==> flow/design.v <==
module alu_top (
    input             clk,
    input      [15:0] a,
    input      [15:0] b,
    input      [2:0]  opcode,
    input             mode,
    output reg [15:0] result,
    output reg        za,
    output reg        zb,
    output reg        eq,
    output reg        gt,
    output reg        lt
);
    reg [15:0] a_q, b_q;
    reg [2:0]  opcode_q;
    reg        mode_q;
    wire [15:0] alu_out;
    wire        za_w, zb_w, eq_w, gt_w, lt_w;
    ALU u_alu (.a(a_q), .b(b_q), .opcode(opcode_q), .mode(mode_q),
               .outALU(alu_out), .za(za_w), .zb(zb_w), .eq(eq_w), .gt(gt_w), .lt(lt_w));
    always @(posedge clk) begin
        a_q      <= a;
        b_q      <= b;
        opcode_q <= opcode;
        mode_q   <= mode;
        result   <= alu_out;
        za       <= za_w;
        zb       <= zb_w;
        eq       <= eq_w;
        gt       <= gt_w;
        lt       <= lt_w;
    end
endmodule

module arith(a,b,opcode,outau);
input [15:0] a;
input [15:0] b;
input [2:0] opcode;
output [15:0] outau;
reg [15:0] outau;
always@(*)
begin
	case(opcode)
	3'b000: outau = a+b;
	3'b001: outau = a * b;
	3'b010: if (a > b) begin
		outau = a - b;
		end
		else begin
		outau = b - a;
		end
	3'b011: if (a > b) begin
		outau = (b == 16'h0000) ? 16'h0000 : a / b;
		end
		else begin
		outau = (a == 16'h0000) ? 16'h0000 : b / a;
		end
	default outau = 16'h0000;
	endcase
end
endmodule
module logic_unit(a,b,opcode,outlu,za,zb,eq,gt,lt);
input [15:0] a;
input [15:0] b;
input [2:0] opcode;
output [15:0] outlu;
output za, zb,eq,gt,lt;
reg [15:0] outlu;
reg za,zb,eq,gt,lt;
always@(*)
begin
	case(opcode)
	3'b000: outlu = (a & b);
	3'b001: outlu = (a | b);
	3'b010: outlu = (~(a | b));
	3'b011: outlu = (~(a & b));
	3'b100: outlu = (~ a);
	3'b101: outlu = (~ b);
	3'b110: outlu = (a ^ b);
	3'b111: outlu = (~(a ^ b));
	endcase
end
always@(*)
begin
	if( a == b) begin
	eq = 1;
	end
	else begin
	eq = 0;
	end
	if ( a > b) begin
	gt = 1;
	end
	else begin
	gt = 0;
	end
	if ( a < b) begin
	lt = 1;
	end
	else begin
	lt = 0;
	end
	if( a == 16'h0000) begin
	za = 1;
	end
	else begin
	za = 0;
	end
	if (b == 16'h0000) begin
	zb = 1;
	end
	else begin
	zb = 0;
	end
end
endmodule
module ALU( a, b, opcode, mode, outALU, za, zb, eq, gt, lt);
input [15:0] a;
input [15:0] b;
input [2:0] opcode;
input mode;
output [15:0] outALU;
output za, zb, eq, gt, lt;
reg [15:0] outALU;
reg za, zb, eq, gt, lt;
wire [15:0] outau;
wire [15:0] outlu;
wire tza, tzb, teq, tgt, tlt;
arith a1 (.a(a), .b(b), .opcode(opcode), .outau(outau));
logic_unit l1 (.a(a), .b(b), .opcode(opcode), .outlu(outlu), .za(tza), .zb(tzb), .eq(teq), .gt(tgt), .lt(tlt));
always@(*)
begin
	if(mode == 0) begin
	outALU = outau;
	end
	else if (mode == 1) begin
	outALU = outlu;
	end
	else begin
	outALU = 16'h0000;
	end
	za = tza;
	zb = tzb;
	eq = teq;
	gt = tgt;
	lt = tlt;
end
endmodule
Memo
Re: synthesis data of alu_top

From RTL to reports: alu_top --
Tool output for the design above before and after an edit, in the order of the flow. "before" refers to lines of the RTL above, "after" to lines of the edited file. "change": "after" minus "before" as printed here. Operators carry their Yosys type and port widths (W data, S select, Z words). Cell names lack the library's common part. Not given: n/a
Set-up: top module alu_top, clock port clk, library sky130hd, timing corner tt_025C_1v80

Diff --
The edit as a unified diff against the file above. The edit is scripted: it alters the design's behaviour and was not made to optimise anything.
begin of diff
@@ -32,5 +32,4 @@
     end
 endmodule
-
 module arith(a,b,opcode,outau);
 input [15:0] a;
@@ -118,5 +117,5 @@
 input [15:0] a;
 input [15:0] b;
-input [2:0] opcode;
+input [1:0] opcode;
 input mode;
 output [15:0] outALU;
end of diff

Elaborated design --
Counts by Yosys on the flattened word-level netlist (proc, flatten, opt, wreduce; memories kept). Register bits leave out memories and registers merged into their read ports (data or address); mux counts leave out enables and synchronous resets folded into registers. Print and check cells are left out. Cells with the same type and inputs are merged into one.
Cells by class:
- add/subtract/negate cells | before 3, after 3, change 0
- multipliers | before 1, after 1, change 0
- div/mod/pow operators | before 2, after 2, change 0
- magnitude comparators | before 2, after 2, change 0
- equality and inequality tests | before 8, after 4, change -4
- muxes and demuxes | before 12, after 12, change 0
- bitwise operators | before 8, after 4, change -4
- reductions and logical operators | before 3, after 3, change 0
Operators by type and width:
- $eq A3 B3 Y1 const B | before 4, after 0, change -4
- $not A16 Y16 | before 5, after 2, change -3
- $eq A3 B2 Y1 const B | before 2, after 0, change -2
- $eq A2 B2 Y1 const B | before 0, after 2, change +2
- $eq A3 B1 Y1 const B | before 1, after 0, change -1
- $pmux W16 S4 | before 1, after 2, change +1
- $pmux W16 S8 | before 1, after 0, change -1
- $xor A16 B16 Y16 | before 1, after 0, change -1
- $eq A2 B1 Y1 const B | before 0, after 1, change +1
- $mux W1 | before 5, after 5, change 0
- $mux W16 | before 5, after 5, change 0
- $div A16 B16 Y16 | before 2, after 2, change 0
- $logic_not A16 Y1 | before 2, after 2, change 0
- $sub A16 B16 Y16 | before 2, after 2, change 0
- $add A16 B16 Y16 | before 1, after 1, change 0
- $and A16 B16 Y16 | before 1, after 1, change 0
- $eq A16 B16 Y1 | before 1, after 1, change 0
- $gt A16 B16 Y1 | before 1, after 1, change 0
- $logic_not A3 Y1 | before 1, after 1, change 0
- $lt A16 B16 Y1 | before 1, after 1, change 0
- $mul A16 B16 Y16 | before 1, after 1, change 0
- $or A16 B16 Y16 | before 1, after 1, change 0
Storage and ports:
- register bits | before 57, after 56, change -1
- input bits | before 37, after 37, change 0
- output and inout port bits | before 21, after 21, change 0
- word-level cells | before 49, after 41, change -8

Depth --
Depth = most cells in a row (Yosys ltp): at word level without a register or memory, in the mapped netlist without a sequential cell, where the memories' decode and read muxes count.
Depth:
- depth after elaboration | before 5, after 5, change 0
- ABC_AREA | before 0, after 0
- mapped depth | before 169, after 166, change -3
- gate-level depth less buffers | before 152, after 150, change -2

Mapped cells and area --
The flow's flattened synthesis, as Yosys stat reports it; memories are mapped. The netlist is that of the ABC_AREA named above (0 if unset); the other value can give another one.
Synthesis totals:
- mapped cells | before 2167, after 1993, change -174
- chip area (Yosys) (µm²) | before 16218.1, after 14981.9, change -1236.2
- sequential part of the area (µm²) | before 1141.1, after 1121.1, change -20.0
- flip-flop cells | before 57, after 56, change -1
- buffers | before 99, after 77, change -22
Cells by type:
- nand2_1 | before 229, after 182, change -47
- nor2_1 | before 202, after 239, change +37
- xnor2_1 | before 99, after 75, change -24
- o211ai_1 | before 32, after 10, change -22
- nand3_1 | before 41, after 20, change -21
- a21oi_1 | before 167, after 149, change -18
- o21a_1 | before 25, after 41, change +16
- a211oi_1 | before 23, after 36, change +13
- mux2i_1 | before 49, after 38, change -11
- a221oi_1 | before 12, after 2, change -10
- o21ai_0 | before 112, after 104, change -8
- xor2_1 | before 45, after 37, change -8
- a31oi_1 | before 26, after 18, change -8
- clkbuf_1 | before 63, after 56, change -7
- buf_2 | before 19, after 12, change -7
- and3_1 | before 17, after 10, change -7
- a41oi_1 | before 9, after 3, change -6
- and2_1 | before 12, after 7, change -5
Not every row of either side is listed. By module: a second synthesis without flattening, with its own total; a netlist apart from the flattened one above.
Second synthesis, totals:
- cells (unflattened synthesis) | before 2257, after 2175, change -82
- area total of the unflattened synthesis (µm²) | before 17450.5, after 16836.1, change -614.4
Each row is one instance without its submodules.
By module, before:
- arith | instances 1, cells 1885, area 13818.3 µm², sequential area 0.0 µm²
- logic_unit | instances 1, cells 297, area 2242.2 µm², sequential area 0.0 µm²
- alu_top | instances 1, cells 57, area 1141.1 µm², sequential area 1141.1 µm²
- ALU | instances 1, cells 18, area 249.0 µm², sequential area 0.0 µm²
By module, after:
- arith | instances 1, cells 1803, area 13220.2 µm², sequential area 0.0 µm²
- logic_unit | instances 1, cells 297, area 2242.2 µm², sequential area 0.0 µm²
- alu_top | instances 1, cells 56, area 1121.1 µm², sequential area 1121.1 µm²
- ALU | instances 1, cells 19, area 252.7 µm², sequential area 0.0 µm²

Worst setup path after synthesis --
OpenSTA on the mapped netlist: ideal clock, no wires. The path of least setup slack (recovery checks aside). Input and output delay are each 20% of the period. Register names are those of the netlist, which keeps one name where synthesis merged equal registers.
Path post-synthesis:
- path type | before register to register, after register to register
- start point | before register a_q[4], after register b_q[8]
- end point | before register result[0], after register result[0]
- period (ns) | before 45.0, after 45.0, change 0.0
- library setup time (ns) | before 0.123, after 0.131, change +0.008
- launch time at the first pin (ns) | before 0.000, after 0.000, change 0.000
- arrival (ns) | before 30.382, after 32.812, change +2.430
- data required time (ns) | before 44.877, after 44.869, change -0.008
- slack (ns) | before 14.495, after 12.057, change -2.438
- path delay (ns) | before 30.505, after 32.943, change +2.438
- stages on the path | before 148, after 156, change +8
- path buffers | before 18, after 16, change -2
- synthesis period reached (ns) | before 30.505, after 32.943, change +2.438
"path delay" = arrival - input delay + setup time. "stages on the path": output pins that drive a net of the path, with the launching flip-flop's if there is one; two outputs of one cell count as two. "synthesis period reached" = period - worst setup slack (recovery checks aside). The figure is calculated, with input and output delays left at 20% of the set period. Between the ends stands the longest chain of elaborated cells between them, by number of cells; it is not shown to be the way that was timed. Of several equally long chains one is given. A line is the first line of the expression or statement that the cell stems from. Yosys adds cells for indexed reads and writes and turns some case tables into memories.
On the way, post-synthesis, before: cells stage by stage dfxtp_1 clkbuf_1 clkinv_1 ha_1 buf_2 nor4_4 o31ai_2 a31oi_4 o21ai_4 inv_4 buf_8 buf_2 buf_1 clkbuf_1 clkbuf_1 nor2_1 a21oi_1 ha_1 [112 not listed] ha_1 o21a_1 o21a_1 o211ai_1 a31oi_1 nor2_1 a21oi_1 a41oi_1 a21bo_2 clkbuf_1 clkbuf_1 mux2_2 ha_1 a21oi_1 nor4_1 a2111oi_0 and3_1 a21oi_1, cells in the longest elaborated chain 5, elaborated cells between the ends (all ways) 10, those cells by class div (2); compare (1); mux (6); reduce/logical (1)
RTL lines, path post-synthesis, before:
- start: declaration | line 14 | reg [15:0] a_q, b_q;
- start: assignment | line 22 | a_q      <= a;
- $div A16 B16 Y16 | line 56 | outau = (a == 16'h0000) ? 16'h0000 : b / a;
- $mux W16 | line 56
- $mux W16 | line 52 | 3'b011: if (a > b) begin
- $pmux W16 S4 | line 43 | case(opcode)
- $mux W16 | line 133 | if(mode == 0) begin
- end: assignment | line 26 | result   <= alu_out;
- end: declaration | line 7 | output reg [15:0] result,
On the way, post-synthesis, after: cells stage by stage dfxtp_1 clkbuf_1 inv_1 ha_1 or4_4 nor2_1 o221ai_2 a31o_4 inv_2 buf_6 buf_6 buf_2 buf_2 buf_2 buf_2 clkbuf_1 clkbuf_1 nor2_1 [120 not listed] o21a_1 o2111ai_1 nand3_1 a41oi_1 o21ai_0 a31oi_1 o21ai_0 nand2_1 clkbuf_1 mux2_2 ha_1 a21o_1 a21o_1 a21oi_1 nor2b_1 o21ai_0 and4b_1 o41ai_1, cells in the longest elaborated chain 5, elaborated cells between the ends (all ways) 10, those cells by class div (2); compare (1); mux (6); reduce/logical (1)
RTL lines, path post-synthesis, after:
- start: declaration | line 14 | reg [15:0] a_q, b_q;
- start: assignment | line 23 | b_q      <= b;
- $div A16 B16 Y16 | line 55 | outau = (a == 16'h0000) ? 16'h0000 : b / a;
- $mux W16 | line 55
- $mux W16 | line 51 | 3'b011: if (a > b) begin
- $pmux W16 S4 | line 42 | case(opcode)
- $mux W16 | line 132 | if(mode == 0) begin
- end: assignment | line 26 | result   <= alu_out;
- end: declaration | line 7 | output reg [15:0] result,

Timing after layout --
From the final timing report of each run of pair 1: the path of least setup slack in the routed layout; clock arrival at registers is part of the times.
Path after layout:
- path type | before register to register, after register to register
- start point | before register a_q[4], after register a_q[0]
- end point | before register result[0], after register result[0]
- period (ns) | before 45.0, after 45.0, change 0.0
- library setup time (ns) | before 0.12, after 0.18, change +0.06
- launch time at the first pin (ns) | before 0.36, after 0.31, change -0.05
- arrival (ns) | before 36.38, after 39.93, change +3.55
- data required time (ns) | before 45.25, after 45.13, change -0.12
- slack (ns) | before 8.87, after 5.20, change -3.67
- stages on the path | before 135, after 141, change +6
- path buffers | before 2, after 3, change +1
Between the ends stands the longest chain of elaborated cells between them, by number of cells; it is not shown to be the way that was timed. Of several equally long chains one is given.
On the way, after layout, before: cells stage by stage dfxtp_1 clkinv_1 ha_1 nor4_4 o31ai_2 a31oi_4 o21ai_4 inv_4 buf_4 mux2i_1 ha_1 nand3_1 and2_1 ha_1 o21ai_0 nand2b_1 nand2_1 mux2i_1 [99 not listed] ha_1 nand3_1 a31oi_1 nor2_1 a21oi_1 a41oi_1 a21bo_2 nand3_1 o21ai_0 a41o_1 ha_1 a21o_1 a21o_1 a21oi_1 nor2b_1 o21ai_0 and3_1 a21oi_1, cells in the longest elaborated chain 5, elaborated cells between the ends (all ways) 10, those cells by class div (2); compare (1); mux (6); reduce/logical (1)
RTL lines, path after layout, before:
- start: declaration | line 14 | reg [15:0] a_q, b_q;
- start: assignment | line 22 | a_q      <= a;
- $div A16 B16 Y16 | line 56 | outau = (a == 16'h0000) ? 16'h0000 : b / a;
- $mux W16 | line 56
- $mux W16 | line 52 | 3'b011: if (a > b) begin
- $pmux W16 S4 | line 43 | case(opcode)
- $mux W16 | line 133 | if(mode == 0) begin
- end: assignment | line 26 | result   <= alu_out;
- end: declaration | line 7 | output reg [15:0] result,
On the way, after layout, after: cells stage by stage dfxtp_1 inv_1 ha_1 inv_1 fa_1 nand2b_1 a211oi_1 o221ai_2 a31o_4 inv_2 buf_4 mux2i_1 ha_1 and2_1 nor2_1 ha_1 o21a_1 nor2_1 [105 not listed] o21a_1 o2111ai_1 nand3_1 a41oi_1 o21ai_0 a31oi_1 o21ai_0 nand2_1 nand2_1 o21ai_0 o21bai_1 ha_1 nand4_1 a211oi_1 o2111ai_1 a21oi_1 and4b_1 o41ai_1, cells in the longest elaborated chain 5, elaborated cells between the ends (all ways) 19, those cells by class add/sub (3); mul (1); div (2); compare (1); mux (7); logic (4); reduce/logical (1)
RTL lines, path after layout, after:
- start: declaration | line 14 | reg [15:0] a_q, b_q;
- start: assignment | line 22 | a_q      <= a;
- $div A16 B16 Y16 | line 55 | outau = (a == 16'h0000) ? 16'h0000 : b / a;
- $mux W16 | line 55
- $mux W16 | line 51 | 3'b011: if (a > b) begin
- $pmux W16 S4 | line 42 | case(opcode)
- $mux W16 | line 132 | if(mode == 0) begin
- end: assignment | line 26 | result   <= alu_out;
- end: declaration | line 7 | output reg [15:0] result,

Layout results --
Both versions went through the flow (Yosys, OpenROAD) with the same settings in each pair. Constraints: input delay and output delay 20% of the set period each, output load 0.01 pF.
Flow settings, pair 1: period_ns 45.0, CAP_MARGIN 20, CORE_MARGIN 2, CORE_UTILIZATION 40, SLEW_MARGIN 20
Measured results, pair 1:
- synthesis area (µm²) | before 16218.1, after 14981.9, change -1236.2
- die footprint (µm²) | before 42172.7, after 39018.1, change -3154.6
- standard-cell area after routing (µm²) | before 17630.7, after 16226.8, change -1403.9
- utilization in the final report | before 0.442, after 0.441, change -0.001
- worst setup slack after layout (ns) | before 8.868, after 5.203, change -3.665
- final setup TNS (ns) | before 0.000, after 0.000, change 0.000
- worst hold slack in the final report (ns) | before 0.833, after 0.751, change -0.082
- overall power (µW) | before 786.5, after 722, change -64.5
- achieved period (ns) | before 36.132, after 39.797, change +3.665
Flow settings, pair 2: CAP_MARGIN 40, CORE_UTILIZATION 27, CTS_CLUSTER_DIAMETER 349, CTS_CLUSTER_SIZE 89, GPL_ROUTABILITY_DRIVEN 0, HOLD_SLACK_MARGIN 0.16, MAX_ROUTING_LAYER met5, MIN_ROUTING_LAYER met2, PLACE_DENSITY_LB_ADDON 0.12, SLEW_MARGIN 40, period_ns 50.6, CORE_MARGIN 2
Measured results, pair 2:
- synthesis area (µm²) | before 16218.1, after 14981.9, change -1236.2
- die footprint (µm²) | before 62043.3, after 57389.0, change -4654.3
- standard-cell area after routing (µm²) | before 18024.8, after 16709.8, change -1315.0
- utilization in the final report | before 0.304, after 0.304, change 0.000
- worst setup slack after layout (ns) | before 13.278, after 10.840, change -2.438
- final setup TNS (ns) | before 0.000, after 0.000, change 0.000
- worst hold slack in the final report (ns) | before 0.900, after 0.750, change -0.150
- overall power (µW) | before 755.5, after 701.3, change -54.2
- achieved period (ns) | before 37.322, after 39.760, change +2.438
"achieved period" = clock period - worst setup slack. The figure is calculated, with input and output delays left at 20% of the set period. "overall power" is the tool's figure for a default switching activity; nothing was simulated.
